==> flow/design.v <==
module top(clk, rst, start,i, socin1
  ,socin2
  ,socin3
  ,socin4,
  socout1
  ,socout2
  ,socout3
  ,socout4
  ,outReady);
  input i;
  input start;
  input clk;
  input rst;
  input socin1;
  input socin2;
  input socin3;
  input socin4;
  output socout1;
  output socout2;
  output socout3;
  output socout4;
  output outReady;
wire loadOut1
  ,loadOut2
  ,loadOut3
  ,loadOut4
  ,shft
  ,clrCount1
  ,loadDivide1
  ,loadDivide2
  ,loadMultiply
  ,divideDone1
  ,divideDone2
  ,multiplyDone
  ,ngtv
  ,loaded
  ,outDone;
  wire [1:0] sel2;
  CONTROLPATH z0 (
   loadOut1
  ,loadOut2
  ,loadOut3
  ,loadOut4
  ,shft
  ,clrCount1
  ,sel2
  ,loadDivide1
  ,loadDivide2
  ,loadMultiply
  ,divideDone1
  ,divideDone2
  ,multiplyDone
  ,ngtv
  ,loaded
  ,start
  ,clk
  ,rst
  ,outDone
);
 DATAPATH z1 (
   i
  ,clk
  ,rst
  ,socin1
  ,socin2
  ,socin3
  ,socin4
  ,shft
  ,loadOut1
  ,loadOut2
  ,loadOut3
  ,loadOut4
  ,clrCount1
  ,sel2
  ,loadDivide1
  ,loadDivide2
  ,loadMultiply
  ,socout1
  ,socout2
  ,socout3
  ,socout4
  ,divideDone1
  ,divideDone2
  ,multiplyDone
  ,outDone
  ,outReady
  ,loaded
  ,ngtv
);
endmodule
module CONTROLPATH(
   loadOut1
  ,loadOut2
  ,loadOut3
  ,loadOut4
  ,shft
  ,clrCount1
  ,sel2
  ,loadDivide1
  ,loadDivide2
  ,loadMultiply
  ,divideDone1
  ,divideDone2
  ,multiplyDone
  ,ngtv
  ,loaded
  ,start
  ,clk
  ,rst
  ,outDone
);
  input clk;
  input rst;
  input divideDone1;
  input divideDone2;
  input loaded;
  input multiplyDone;
  input ngtv;
  input start;
  input outDone;
  output reg loadOut1;
  output reg loadOut2;
  output reg loadOut3;
  output reg loadOut4;
  output reg clrCount1;
  output reg [1:0] sel2;
  output reg shft;
  output reg loadDivide1;
  output reg loadDivide2;
  output reg loadMultiply;
  reg [4:0] state;
  parameter S0=5'b00000,S1=5'b00001,S2=5'b00010,S3=5'b00011,S4=5'b00100,S5=5'b00101,S6=5'b00110,S7=5'b00111,S8=5'b01000,S9=5'b01001, S10=5'b01010,S11=5'b01011,S12=5'b01100,S13=5'b01101,S14=5'b01110,S15=5'b01111,S16=5'b10000,S17=5'b10001,S18=5'b10010,S19=5'b10011, S20=5'b10100,S21=5'b10101,S22=5'b10110,S23=5'b10111,S24=5'b11000,S25=5'b11001;
  always@(posedge clk)
    if(rst) state <= S0;
    else
    case(state)
      S0: if(start == 1) state <= S1;
      S1: state <= S2;  
      S2: if(loaded) begin if(!ngtv) state <= S3; else state <= S24; end  
      S3: state <= S4;  
      S4: if(divideDone2) state <= S5;  
      S5: state <= S6;  
      S6: if(multiplyDone) state <= S7;  
      S7: state <= S8;  
      S8: state <= S9;  
      S9: if(divideDone2) state <= S10;  
      S10: state <= S11;  
      S11: if(multiplyDone) state <= S12;  
      S12: state <= S13;  
      S13: state <= S14;  
      S14: if(divideDone2) state <= S15;  
      S15: state <= S16;  
      S16: if(multiplyDone) state <= S17;  
      S17: state <= S18;  
      S18: state <= S19;  
      S19: if(divideDone2) state <= S20;  
      S20: state <= S21;  
      S21: if(multiplyDone) state <= S22;  
      S22: state <= S23;  
      S23: if(outDone) state <= S0;
      S24: state <= S25;  
      S25: if(divideDone1) state <= S3;
  default: state <= S0;
    endcase
  always@(*)
    begin
      clrCount1    = (state==S1);
      loadDivide2  = (state==S3)|(state==S8)|(state==S13)|(state==S18);
      loadMultiply = (state==S5)|(state==S10)|(state==S15)|(state==S20);
      loadOut1     = (state==S7);
      loadOut2     = (state==S12);
      loadOut3     = (state==S17);
      loadOut4     = (state==S22);
      shft         = (state==S23);
      loadDivide1  = (state==S24);
      if(state>=S8 && state<=S12) sel2 = 2'd1;
      else if(state>=S13 && state<=S17) sel2 = 2'd2;
      else if(state>=S18 && state<=S23) sel2 = 2'd3;
      else sel2 = 2'd0;
    end
endmodule
module DATAPATH(
   i
  ,clk
  ,rst
  ,socin1
  ,socin2
  ,socin3
  ,socin4
  ,shft
  ,loadOut1
  ,loadOut2
  ,loadOut3
  ,loadOut4
  ,clrCount1
  ,sel2
  ,loadDivide1
  ,loadDivide2
  ,loadMultiply
  ,socout1
  ,socout2
  ,socout3
  ,socout4
  ,divideDone1
  ,divideDone2
  ,multiplyDone
  ,outDone
  ,outReady
  ,loaded
  ,ngtv
);
  input i;
  input clk;
  input rst;
  input socin1;
  input socin2;
  input socin3;
  input socin4;
  input loadOut1;
  input loadOut2;
  input loadOut3;
  input loadOut4;
  input shft;
  input clrCount1;
  input loadMultiply;
  input loadDivide1;
  input loadDivide2;
  input [1:0] sel2;
  output socout1;
  output ngtv;
  output loaded;
  output socout2;
  output socout3;
  output socout4;
  output divideDone1;
  output divideDone2;
  output outDone;
  output outReady;
  output multiplyDone;
  wire ld1;
  wire ld2;
  wire [12:0] current;
  wire [9:0] soc1;
  wire [9:0] soc2;
  wire [9:0] soc3;
  wire [9:0] soc4;
  wire [3:0] count;
  wire [10:0] soc_1;
  wire [10:0] soc_2;
  wire [10:0] soc_3;
  wire [10:0] soc_4;
  wire [43:0] mux_out;
  wire [12:0] sum_out;
  wire [25:0] multiplyOut;
  wire outDone1;
  wire outDone2;
  wire outDone3;
  wire outDone4;
  wire outReady1;
  wire outReady2;
  wire outReady3;
  wire outReady4;
  assign outReady = outReady1&outReady2&outReady3&outReady4;
  assign outDone  = outDone1&outDone2&outDone3&outDone4;
  assign loaded = !ld1;
  wire sel;
  assign sel = current[12];
  assign ngtv = current[12];
  wire [12:0] divideOut;
  wire [12:0] divideIn;
  wire divideDone11;
  wire divideDone12;
  wire divideDone13;
  wire divideDone14;
  wire s1;
  wire s2;
  wire s3;
  wire s4;
  wire [10:0] soc_11;
  wire [10:0] soc_22;
  wire [10:0] soc_33;
  wire [10:0] soc_44;
  assign s1 = |{1'b0,soc1};
  assign s2 = |{1'b0,soc2};
  assign s3 = |{1'b0,soc3};
  assign s4 = |{1'b0,soc4};
  assign divideDone1 = divideDone11&divideDone12&divideDone13&divideDone14;
  SIPO13     S1(current,i,clk,ld1);
  SIPO10     S2(soc1,socin1,clk,ld2);
  SIPO10     S3(soc2,socin2,clk,ld2);
  SIPO10     S4(soc3,socin3,clk,ld2);
  SIPO10     S5(soc4,socin4,clk,ld2);
  COUNTER1   A1(count,clk,clrCount1,rst);
  COMPARATOR C1(count,ld1,ld2);
  DIVIDER1    A2(soc_1,divideDone11,10'd1,soc1,loadDivide1,clk);
  DIVIDER1    A3(soc_2,divideDone12,10'd1,soc2,loadDivide1,clk);
  DIVIDER1    A4(soc_3,divideDone13,10'd1,soc3,loadDivide1,clk);
  DIVIDER1    A5(soc_4,divideDone14,10'd1,soc4,loadDivide1,clk);
  DIVIDER2    A6(divideIn,sum_out,divideOut,loadDivide2,clk,divideDone2);
  MUX1       M1({1'b0,soc1},{1'b0,soc2},{1'b0,soc3},{1'b0,soc4},soc_11,soc_22,soc_33,soc_44,mux_out,sel);
  MUX2       M2(mux_out[43:33],mux_out[32:22],mux_out[21:11],mux_out[10:0],divideIn[10:0],sel2);
  assign divideIn[12:11] = 2'b00;
  MUX3       M3(11'b0,soc_1,s1,soc_11);
  MUX3       M4(11'b0,soc_2,s2,soc_22);
  MUX3       M5(11'b0,soc_3,s3,soc_33);
  MUX3       M6(11'b0,soc_4,s4,soc_44);
  ADDER      W1(mux_out[43:33],mux_out[32:22],mux_out[21:11],mux_out[10:0],sum_out);
  BOOTH      B1(current,{1'b0,divideOut[12:1]},multiplyOut,loadMultiply,clk,multiplyDone);
  PISO       P1(multiplyOut[23:11],socout1,clk,rst,loadOut1,outDone1,outReady1,shft);
  PISO       P2(multiplyOut[23:11],socout2,clk,rst,loadOut2,outDone2,outReady2,shft);
  PISO       P3(multiplyOut[23:11],socout3,clk,rst,loadOut3,outDone3,outReady3,shft);
  PISO       P4(multiplyOut[23:11],socout4,clk,rst,loadOut4,outDone4,outReady4,shft);
endmodule
module SIPO13(d_out,d_in,clk,en);
  input d_in,clk,en;
  output [12:0] d_out;
  reg [12:0] out;
  assign d_out = out;
  always@(posedge clk)
    if(en)
    begin
      out[12] <= d_in;
      out[11:0] <= out[12:1];
    end
endmodule
module SIPO10(d_out,d_in,clk,en);  
  input d_in,clk,en;
  output [9:0] d_out;
  reg [9:0] out;
  assign d_out = out;
  always@(posedge clk)
    if(en)
    begin
      out[9] <= d_in;
      out[8:0] <= out[9:1];
    end
endmodule
module COUNTER1(d_out,clk,clr,rst);
  input clk,clr,rst;
  output reg [3:0] d_out;
  always@(posedge clk)
    begin
      if(rst)
        d_out <= 13;
      else if(clr)
        d_out <= 0;
      else if(d_out < 13)
        d_out <= d_out + 1;
    end
endmodule
module COMPARATOR(din,ld1,ld2);
  input [3:0] din;
  output ld1,ld2;
  assign ld1 = din<13;
  assign ld2 = din<10;
endmodule
module DIVIDER1(d_out,divideDone,numerator,denominator,load,clk);
  input [9:0] numerator,denominator;
  input load,clk;
  output divideDone;
  output [10:0] d_out;  
  reg [3:0] count;  
  reg [10:0] A;  
  reg [10:0] Q; 
  reg [9:0] M;  
  wire [10:0]AM;
  assign AM = A-M;
  assign d_out = Q;
  assign divideDone = (count==10);
  always@(posedge clk)
    begin
      if(load==1)
        begin
          count <= 0;
          A <= {1'b0,numerator};
          M <= denominator;
          Q <= 0;
        end
      else if(count < 11)
        begin
          count <= count +1 ;
          if(A<M)
            begin 
             Q <= Q << 1;
             A <= A << 1;
            end
          else
            begin
              Q <= {Q[9:0],1'b1};
              A <= {AM[9:0],1'b0};
            end
        end
    end
endmodule
module DIVIDER2(numerator,denominator,d_out,load,clk,divideDone);
  input [12:0] numerator,denominator;
  input load,clk;
  output [12:0] d_out;
  output divideDone;
  reg [12:0] Q;
  reg[13:0] A;
  reg [12:0] M;
  reg [3:0] count;
  wire [13:0] AM;
  assign AM = A-M;
  assign d_out = Q;
  assign divideDone = (count==13);
  always@(posedge clk)
    begin
      if(load)
        begin
          count <= 0;
          Q <= 0;
          M <= denominator;
          A <= {1'b0,numerator};
        end
      else if(count < 13)
        begin
          count <= count+1;
          if(A < M)
            begin
              Q <= Q << 1;
              A <= A << 1;
            end
          else 
            begin
              A <= {AM[12:0],1'b0};
              Q <= {Q[12:0],1'b1};
            end
         end
    end
endmodule
module ADDER(in1,in2,in3,in4,out);
  input [10:0] in1;
  input [10:0] in2;
  input [10:0] in3;
  input [10:0] in4;
  output reg [12:0] out;
  always@(*)
    out = {2'b00,in1}+{2'b00,in2}+{2'b00,in3}+{2'b00,in4};
endmodule
module MUX1(in1,in2,in3,in4,in5,in6,in7,in8,out,sel);
  input [10:0] in1;
  input [10:0] in2;
  input [10:0] in3;
  input [10:0] in4;
  input [10:0] in5;
  input [10:0] in6;
  input [10:0] in7;
  input [10:0] in8;
  input sel;
  output reg [43:0] out;
  always@(*)
    out = sel ? {in5,in6,in7,in8}:{in1,in2,in3,in4};
endmodule
module MUX2(in1,in2,in3,in4,out,sel);
  input [10:0] in1;
  input [10:0] in2;
  input [10:0] in3;
  input [10:0] in4;
  input [1:0] sel;
  output reg [10:0] out;
  always@(*)
    case(sel)
      2'b00: out[10:0] = in1[10:0];
      2'b01: out[10:0] = in2[10:0];
      2'b10: out[10:0] = in3[10:0];
      2'b11: out[10:0] = in4[10:0];
    endcase
endmodule
module MUX3(in1,in2,sel,out);
  input [10:0] in1;
  input [10:0] in2;
  input sel;
  output reg [10:0] out;
  always@(*)
    out = sel ? in2:in1;
endmodule
module BOOTH(in1,in2,out,load,clk,done);
  input [12:0] in1,in2;
  input clk,load;
  output [25:0] out;
  output done;
  reg [12:0] A;
  reg [12:0] Q;
  reg [12:0] M;
  wire [13:0] AM1;
  wire [13:0] AM2;
  assign AM1 = {A[12],A}+{M[12],M};
  assign AM2 = {A[12],A}-{M[12],M};
  assign out = {A,Q};
  reg [3:0] count;
  reg Q_1;
  assign done = (count==13);
  always@(posedge clk)
    begin
      if(load)
        begin
          count <= 0;
          A <= 0;
          M <= in1;
          Q <= in2;
          Q_1 <= 0;
        end
      else if(count < 13)
        begin
          count <= count + 1;
          if(in2 == 4096)
            begin
            A<= 0;
          	Q <= in1;
            end
          else if({Q[0],Q_1} == 2'b00 | {Q[0],Q_1} == 2'b11)
             begin
               A <= {A[12],A[12:1]};
               Q <= {A[0],Q[12:1]};
               Q_1 <= Q[0];
             end
          else if({Q[0],Q_1} == 2'b01)
            begin
              A <= AM1[13:1];
              Q <= {AM1[0],Q[12:1]};
              Q_1 <= Q[0];
            end
          else
            begin
              A <= AM2[13:1];
              Q <= {AM2[0],Q[12:1]};
              Q_1 <= Q[0];
            end
        end 
    end
endmodule
module PISO(d_in,d_out,clk,rst,load,done,ready,shft);
  input [12:0] d_in;
  input clk;
  input rst;
  input load;
  input shft;
  output d_out;
  output done;
  output ready;
  reg [12:0] out;
  reg [4:0] count;
  assign d_out = out[0];
  assign done = count==13;
  assign ready = !done;
  always@(posedge clk)
    begin
      if(rst)
        count <= 13;
      else if(load)
        begin
          out <= d_in;
          count <= 1;
        end
      else if(count < 13 & shft)
        begin
        count <= count+1;
          out <= out >>1;
        end
    end
endmodule
Tool chain data of top:

Module top before and after one edit of its RTL, step after step.
"original" refers to lines of the RTL above, "edited" to lines of the edited file.
"change": "edited" minus "original" as printed here. "relative change": 100 x difference / "original".
Operators carry their Yosys type and port widths (W data, S select, Z words).
Cell names lack the library's common part.
A cell with n/a has no value.

* top module: top
* clock: clk
* library: sky130hd
* timing corner: tt_025C_1v80

The edit:

The edit as a unified diff against the file above.
This change comes from a script, not from a designer. The edited design behaves differently; no optimisation was intended.

```diff
@@ -450,5 +450,5 @@
   input [10:0] in8;
   input sel;
-  output reg [43:0] out;
+  output reg [42:0] out;
   always@(*)
     out = sel ? {in5,in6,in7,in8}:{in1,in2,in3,in4};
```

Word level:

Counts by Yosys on the flattened word-level netlist (proc, flatten, opt, wreduce; memories kept). Register bits leave out memories and registers merged into their read ports (data or address). Print and check cells are left out. Cells with the same type and inputs are merged into one.

Cells by class
* reduce/logical cells: original 32, edited 32, change 0, relative change 0.00%
* bitwise logic cells: original 22, edited 22, change 0, relative change 0.00%
* add/sub/neg operators: original 21, edited 21, change 0, relative change 0.00%
* muxes and demuxes: original 59, edited 59, change 0, relative change 0.00%
* eq/ne operators: original 52, edited 52, change 0, relative change 0.00%
* magnitude comparators: original 23, edited 23, change 0, relative change 0.00%

Operator list
* $mux W11: original 9, edited 8, change -1, relative change -11.11%
* $add A11 B11 Y12: original 1, edited 0, change -1, relative change -100.00%
* $mux W44: original 1, edited 0, change -1, relative change -100.00%
* $add A10 B11 Y12: original 0, edited 1, change +1
* $mux W10: original 0, edited 1, change +1
* $mux W43: original 0, edited 1, change +1

Operator kinds equal on both sides are left out: 46.

Word-level totals
* output and inout port bits: original 5, edited 5, change 0, relative change 0.00%
* word-level cells: original 263, edited 263, change 0, relative change 0.00%
* input bits: original 8, edited 8, change 0, relative change 0.00%
* register bits: original 366, edited 365, change -1, relative change -0.27%

Depth:

Yosys ltp: most cells in a row. Word level: on the elaborated netlist, between registers, memories and ports. Mapped: between sequential cells and ports; inverters and the memories' decode and read muxes count.

Depth
* depth in word-level cells: original 8, edited 8, change 0, relative change 0.00%
* ABC_AREA: original 0, edited 0
* gate-level depth with buffers: original 21, edited 22, change +1, relative change +4.76%
* depth with buffers taken out: original 20, edited 21, change +1, relative change +5.00%

Synthesis result:

The flow's flattened synthesis, as Yosys stat reports it; memories are mapped. The netlist is that of the ABC_AREA named above (0 if unset); the other value can give another one.

Cells by type
* nand3_1: original 25, edited 71, change +46, relative change +184.00%
* a21oi_1: original 151, edited 117, change -34, relative change -22.52%
* nor2_1: original 131, edited 161, change +30, relative change +22.90%
* a211oi_1: original 24, edited 46, change +22, relative change +91.67%
* a22o_1: original 19, edited 0, change -19, relative change -100.00%
* clkbuf_1: original 63, edited 81, change +18, relative change +28.57%
* a22oi_1: original 18, edited 0, change -18, relative change -100.00%
* and2_1: original 24, edited 13, change -11, relative change -45.83%
* and3_1: original 7, edited 18, change +11, relative change +157.14%
* nor2b_1: original 33, edited 43, change +10, relative change +30.30%
* nor4_1: original 27, edited 17, change -10, relative change -37.04%
* inv_1: original 153, edited 162, change +9, relative change +5.88%
* nand2_1: original 202, edited 210, change +8, relative change +3.96%
* xnor2_1: original 45, edited 53, change +8, relative change +17.78%
* a21o_1: original 20, edited 12, change -8, relative change -40.00%
* or3_1: original 15, edited 7, change -8, relative change -53.33%
* or4_1: original 5, edited 13, change +8, relative change +160.00%
* o2111ai_1: original 2, edited 9, change +7, relative change +350.00%

Cell types equal on both sides are left out: 9.
Not every row of either side is listed.

Mapped netlist
* flip-flops: original 387, edited 386, change -1, relative change -0.26%
* buffers: original 82, edited 91, change +9, relative change +10.98%
* area of sequential cells (mm²): original 0.0096893, edited 0.0096693, change -0.0000200, relative change -0.21%
* cell count: original 2021, edited 2059, change +38, relative change +1.88%
* chip area (Yosys) (mm²): original 0.020357, edited 0.020367, change +0.000010, relative change +0.05%

By module: a second synthesis without flattening, with its own total; a netlist apart from the flattened one above.

Unflattened totals
* cell total of the unflattened synthesis: original 2124, edited 2123, change -1, relative change -0.05%
* area total of the unflattened synthesis (mm²): original 0.0225666, edited 0.0225554, change -0.0000112, relative change -0.05%

Rows give one instance, submodules left out.

Modules, original
* DIVIDER1: times used 4, cells 202, seq. area 0.0009209 mm², area 0.0019456 mm²
* PISO: times used 4, cells 59, seq. area 0.0004905 mm², area 0.0008308 mm²
* BOOTH: times used 1, cells 375, seq. area 0.0011411 mm², area 0.0033069 mm²
* DIVIDER2: times used 1, cells 253, seq. area 0.0011411 mm², area 0.0024473 mm²
* SIPO10: times used 4, cells 10, seq. area 0.0003003 mm², area 0.0003003 mm²
* ADDER: times used 1, cells 149, seq. area 0 mm², area 0.0011799 mm²
* CONTROLPATH: times used 1, cells 94, seq. area 0.0005205 mm², area 0.0008921 mm²
* MUX1: times used 1, cells 49, seq. area 0 mm², area 0.000737 mm²
* MUX3: times used 4, cells 12, seq. area 0 mm², area 0.0001727 mm²
* SIPO13: times used 1, cells 13, seq. area 0.0003904 mm², area 0.0003904 mm²
* MUX2: times used 1, cells 13, seq. area 0 mm², area 0.0002678 mm²
* COUNTER1: times used 1, cells 22, seq. area 0.0000801 mm², area 0.0002077 mm²
* DATAPATH: times used 1, cells 22, seq. area 0 mm², area 0.0001226 mm²
* COMPARATOR: times used 1, cells 2, seq. area 0 mm², area 0.0000175 mm²
* top: times used 1, cells 0, seq. area 0 mm², area 0 mm²

Modules, edited
* DIVIDER1: times used 4, cells 202, seq. area 0.0009209 mm², area 0.0019456 mm²
* PISO: times used 4, cells 59, seq. area 0.0004905 mm², area 0.0008308 mm²
* BOOTH: times used 1, cells 375, seq. area 0.0011411 mm², area 0.0033069 mm²
* DIVIDER2: times used 1, cells 253, seq. area 0.0011411 mm², area 0.0024473 mm²
* SIPO10: times used 4, cells 10, seq. area 0.0003003 mm², area 0.0003003 mm²
* ADDER: times used 1, cells 149, seq. area 0 mm², area 0.0011799 mm²
* CONTROLPATH: times used 1, cells 94, seq. area 0.0005205 mm², area 0.0008921 mm²
* MUX1: times used 1, cells 48, seq. area 0 mm², area 0.0007257 mm²
* MUX3: times used 4, cells 12, seq. area 0 mm², area 0.0001727 mm²
* SIPO13: times used 1, cells 13, seq. area 0.0003904 mm², area 0.0003904 mm²
* MUX2: times used 1, cells 13, seq. area 0 mm², area 0.0002678 mm²
* COUNTER1: times used 1, cells 22, seq. area 0.0000801 mm², area 0.0002077 mm²
* DATAPATH: times used 1, cells 22, seq. area 0 mm², area 0.0001226 mm²
* COMPARATOR: times used 1, cells 2, seq. area 0 mm², area 0.0000175 mm²
* top: times used 1, cells 0, seq. area 0 mm², area 0 mm²

Timing after synthesis:

Source: OpenSTA report_checks on the synthesized netlist (no wires, ideal clock, input and output delay 20% of the period each), path of least setup slack; recovery checks are left aside. Register names are those of the netlist, which keeps one name where synthesis merged equal registers.

Timing post-synthesis
* kind: original flip-flop to flip-flop, edited flip-flop to flip-flop
* start: original reg z1.S1.out[12], edited reg z1.S2.out[5]
* end: original reg z1.A6.M[12], edited reg z1.A6.M[10]
* launch time at the first pin (ps): original 0, edited 0, change 0
* setup time (ps): original 259, edited 271, change +12
* stages: original 19, edited 21, change +2, relative change +10.53%
* data required time (ps): original 4741, edited 4729, change -12, relative change -0.25%
* period (ps): original 5000, edited 5000, change 0, relative change 0.00%
* path delay (ps): original 4645, edited 4512, change -133, relative change -2.86%
* arrival (ps): original 4386, edited 4241, change -145, relative change -3.31%
* buffers on the path: original 2, edited 1, change -1, relative change -50.00%
* path slack (ps): original 355, edited 488, change +133
* period reached after synthesis (ps): original 4645, edited 4512, change -133, relative change -2.86%

"path delay" = arrival - input delay + setup time.
"stages" counts driving pins, that of a launching flip-flop among them; a cell with two outputs on the path counts twice.
"period reached after synthesis" = period - worst setup slack (recovery checks aside). The figure is calculated, with input and output delays left at 20% of the set period.
Between the ends stands the longest chain of elaborated cells between them, by number of cells; it is not shown to be the way that was timed. Of several equally long chains one is given.
Each line given opens the expression or statement behind the cell; cells for indexed reads and writes are added by Yosys, which also makes memories of some case tables.

Between the ends, post-synthesis, original:
* cells stage by stage: edfxtp_1 > inv_1 > clkbuf_1 > clkbuf_1 > a22o_1 > ha_1 > inv_1 > fa_1 > xor2_1 > fa_1 > inv_1 > ha_1 > a21o_1 > a21oi_1 > nand2b_1 > a21boi_0 > o41ai_1 > o211ai_1 > o31a_1
* length of the longest elaborated chain: 4
* elaborated cells between the ends (all ways): 4
* RTL lines with such cells: 2
* those cells by class: 3 x add/sub; 1 x mux

Ends and longest elaborated chain, post-synthesis, original
* start, declared: RTL line 317 `reg [12:0] out;`
* start, assigned: RTL line 322 `out[12] <= d_in;`
* $mux W44: RTL line 454 `out = sel ? {in5,in6,in7,in8}:{in1,in2,in3,in4};`
* $add A11 B11 Y12: RTL line 440 `out = {2'b00,in1}+{2'b00,in2}+{2'b00,in3}+{2'b00,in4};`
* $add A13 B11 Y13 x2: RTL line 440
* end, assigned: RTL line 414 `M <= denominator;`
* end, declared: RTL line 402 `reg [12:0] M;`

Between the ends, post-synthesis, edited:
* cells stage by stage: edfxtp_1 > nor4_1 > nand4_1 > a31oi_1 > inv_1 > ha_1 > a21o_1 > a21oi_1 > o21ai_0 > o211ai_1 > a21oi_1 > a21oi_1 > xor2_1 > fa_1 > inv_1 > ha_1 > clkbuf_1 > nand3_1 > a21oi_1 > a2111oi_0 > xnor2_1
* length of the longest elaborated chain: 6
* elaborated cells between the ends (all ways): 6
* RTL lines with such cells: 4
* those cells by class: 3 x add/sub; 2 x mux; 1 x reduce/logical

Ends and longest elaborated chain, post-synthesis, edited
* start, declared: RTL line 329 `reg [9:0] out;`
* start, assigned: RTL line 335 `out[8:0] <= out[9:1];`
* $reduce_or A10 Y1: RTL line 283 `assign s1 = |{1'b0,soc1};`
* $mux W10: RTL line 477 `out = sel ? in2:in1;`
* $mux W43: RTL line 454 `out = sel ? {in5,in6,in7,in8}:{in1,in2,in3,in4};`
* $add A10 B11 Y12: RTL line 440 `out = {2'b00,in1}+{2'b00,in2}+{2'b00,in3}+{2'b00,in4};`
* $add A13 B11 Y13 x2: RTL line 440
* end, assigned: RTL line 414 `M <= denominator;`
* end, declared: RTL line 402 `reg [12:0] M;`

Worst path after layout:

Path of least setup slack in the final report of the runs of pair 1 (OpenROAD, finished layout, wires in). Where an end is a register, its clock arrival counts in the times.
The report prints the path's times to 10 ps; the period is as set.

Timing after layout
* kind: original flip-flop to flip-flop, edited flip-flop to flip-flop
* start: original reg z1.S3.out[5], edited reg z1.S3.out[2]
* end: original reg z1.A6.M[11], edited reg z1.A6.M[11]
* path slack (ps): original 280, edited 290, change +10
* period (ps): original 5000, edited 5000, change 0, relative change 0.00%
* setup time (ps): original 280, edited 250, change -30
* arrival (ps): original 5010, edited 5030, change +20, relative change +0.40%
* launch time at the first pin (ps): original 580, edited 570, change -10, relative change -1.72%
* data required time (ps): original 5290, edited 5310, change +20, relative change +0.38%
* buffers on the path: original 0, edited 0, change 0
* stages: original 19, edited 21, change +2, relative change +10.53%

Between the ends stands the longest chain of elaborated cells between them, by number of cells; it is not shown to be the way that was timed. Of several equally long chains one is given.

Between the ends, after layout, original:
* cells stage by stage: edfxtp_1 > nor4_2 > a31oi_2 > a22oi_2 > inv_1 > ha_1 > a21o_1 > a21oi_1 > nand2b_1 > a21oi_1 > o41a_1 > a311oi_2 > xor2_1 > fa_1 > inv_1 > ha_1 > nor2_1 > a311oi_1 > o311ai_1
* length of the longest elaborated chain: 6
* elaborated cells between the ends (all ways): 6
* RTL lines with such cells: 4
* those cells by class: 3 x add/sub; 2 x mux; 1 x reduce/logical

Ends and longest elaborated chain, after layout, original
* start, declared: RTL line 329 `reg [9:0] out;`
* start, assigned: RTL line 335 `out[8:0] <= out[9:1];`
* $reduce_or A10 Y1: RTL line 284 `assign s2 = |{1'b0,soc2};`
* $mux W11: RTL line 477 `out = sel ? in2:in1;`
* $mux W44: RTL line 454 `out = sel ? {in5,in6,in7,in8}:{in1,in2,in3,in4};`
* $add A11 B11 Y12: RTL line 440 `out = {2'b00,in1}+{2'b00,in2}+{2'b00,in3}+{2'b00,in4};`
* $add A13 B11 Y13 x2: RTL line 440
* end, assigned: RTL line 414 `M <= denominator;`
* end, declared: RTL line 402 `reg [12:0] M;`

Between the ends, after layout, edited:
* cells stage by stage: edfxtp_1 > nor4_2 > nand4_1 > nand3_1 > o21ai_0 > ha_1 > a21o_1 > a21oi_1 > o21ai_0 > o211ai_1 > nand2b_1 > a21oi_1 > xor2_1 > fa_1 > inv_1 > ha_1 > or2_2 > a21oi_1 > a21oi_1 > mux2i_1 > nand3_1
* length of the longest elaborated chain: 6
* elaborated cells between the ends (all ways): 6
* RTL lines with such cells: 4
* those cells by class: 3 x add/sub; 2 x mux; 1 x reduce/logical

Ends and longest elaborated chain, after layout, edited
* start, declared: RTL line 329 `reg [9:0] out;`
* start, assigned: RTL line 335 `out[8:0] <= out[9:1];`
* $reduce_or A10 Y1: RTL line 284 `assign s2 = |{1'b0,soc2};`
* $mux W11: RTL line 477 `out = sel ? in2:in1;`
* $mux W43: RTL line 454 `out = sel ? {in5,in6,in7,in8}:{in1,in2,in3,in4};`
* $add A10 B11 Y12: RTL line 440 `out = {2'b00,in1}+{2'b00,in2}+{2'b00,in3}+{2'b00,in4};`
* $add A13 B11 Y13 x2: RTL line 440
* end, assigned: RTL line 414 `M <= denominator;`
* end, declared: RTL line 402 `reg [12:0] M;`

Measured runs:

Runs of the flow (Yosys, OpenROAD) on both versions; the two runs of a pair have the same settings. The constraints put input and output delay at 20% of the set period each and load the outputs with 0.01 pF.

Settings, pair 1:
* CORE_UTILIZATION: 40
* PLACE_DENSITY: 0.6
* period_ns: 5.0
* CAP_MARGIN: 20
* CORE_MARGIN: 2
* SLEW_MARGIN: 20

Results, pair 1
* achieved clock period (ps): original 4723, edited 4713, change -10, relative change -0.21%
* die size (mm²): original 0.0527139, edited 0.0527391, change +0.0000252, relative change +0.05%
* total power after layout (mW): original 16.397, edited 16.170, change -0.227, relative change -1.38%
* worst setup slack after layout (ps): original 277, edited 287, change +10
* utilization of the finished layout: original 0.455, edited 0.452, change -0.003
* cell area after synthesis (mm²): original 0.020357, edited 0.020367, change +0.000010, relative change +0.05%
* worst hold slack in the final report (ps): original 431, edited 429, change -2

Settings, pair 2:
* CORE_MARGIN: 3
* CORE_UTILIZATION: 45
* GPL_ROUTABILITY_DRIVEN: 0
* MAX_ROUTING_LAYER: met5
* PLACE_DENSITY: 0.73
* SETUP_SLACK_MARGIN: 0.97
* TNS_END_PERCENT: 75
* period_ns: 5.59
* CAP_MARGIN: 20
* SLEW_MARGIN: 20

Results, pair 2
* achieved clock period (ps): original 4669, edited 4425, change -244, relative change -5.23%
* die size (mm²): original 0.0478253, edited 0.0478494, change +0.0000241, relative change +0.05%
* total power after layout (mW): original 15.181, edited 14.735, change -0.446, relative change -2.94%
* worst setup slack after layout (ps): original 921, edited 1165, change +244
* utilization of the finished layout: original 0.516, edited 0.51, change -0.006
* cell area after synthesis (mm²): original 0.020357, edited 0.020367, change +0.000010, relative change +0.05%
* worst hold slack in the final report (ps): original 440, edited 436, change -4

"achieved clock period" is the run's clock period less its worst setup slack. It is reckoned from that one timing run; input and output delays stay at 20% of the period that was set.
By "total power after layout" is meant OpenSTA's value without simulated activity: inputs other than the clock are taken to toggle once in ten clock periods, and the tool carries that through the logic.
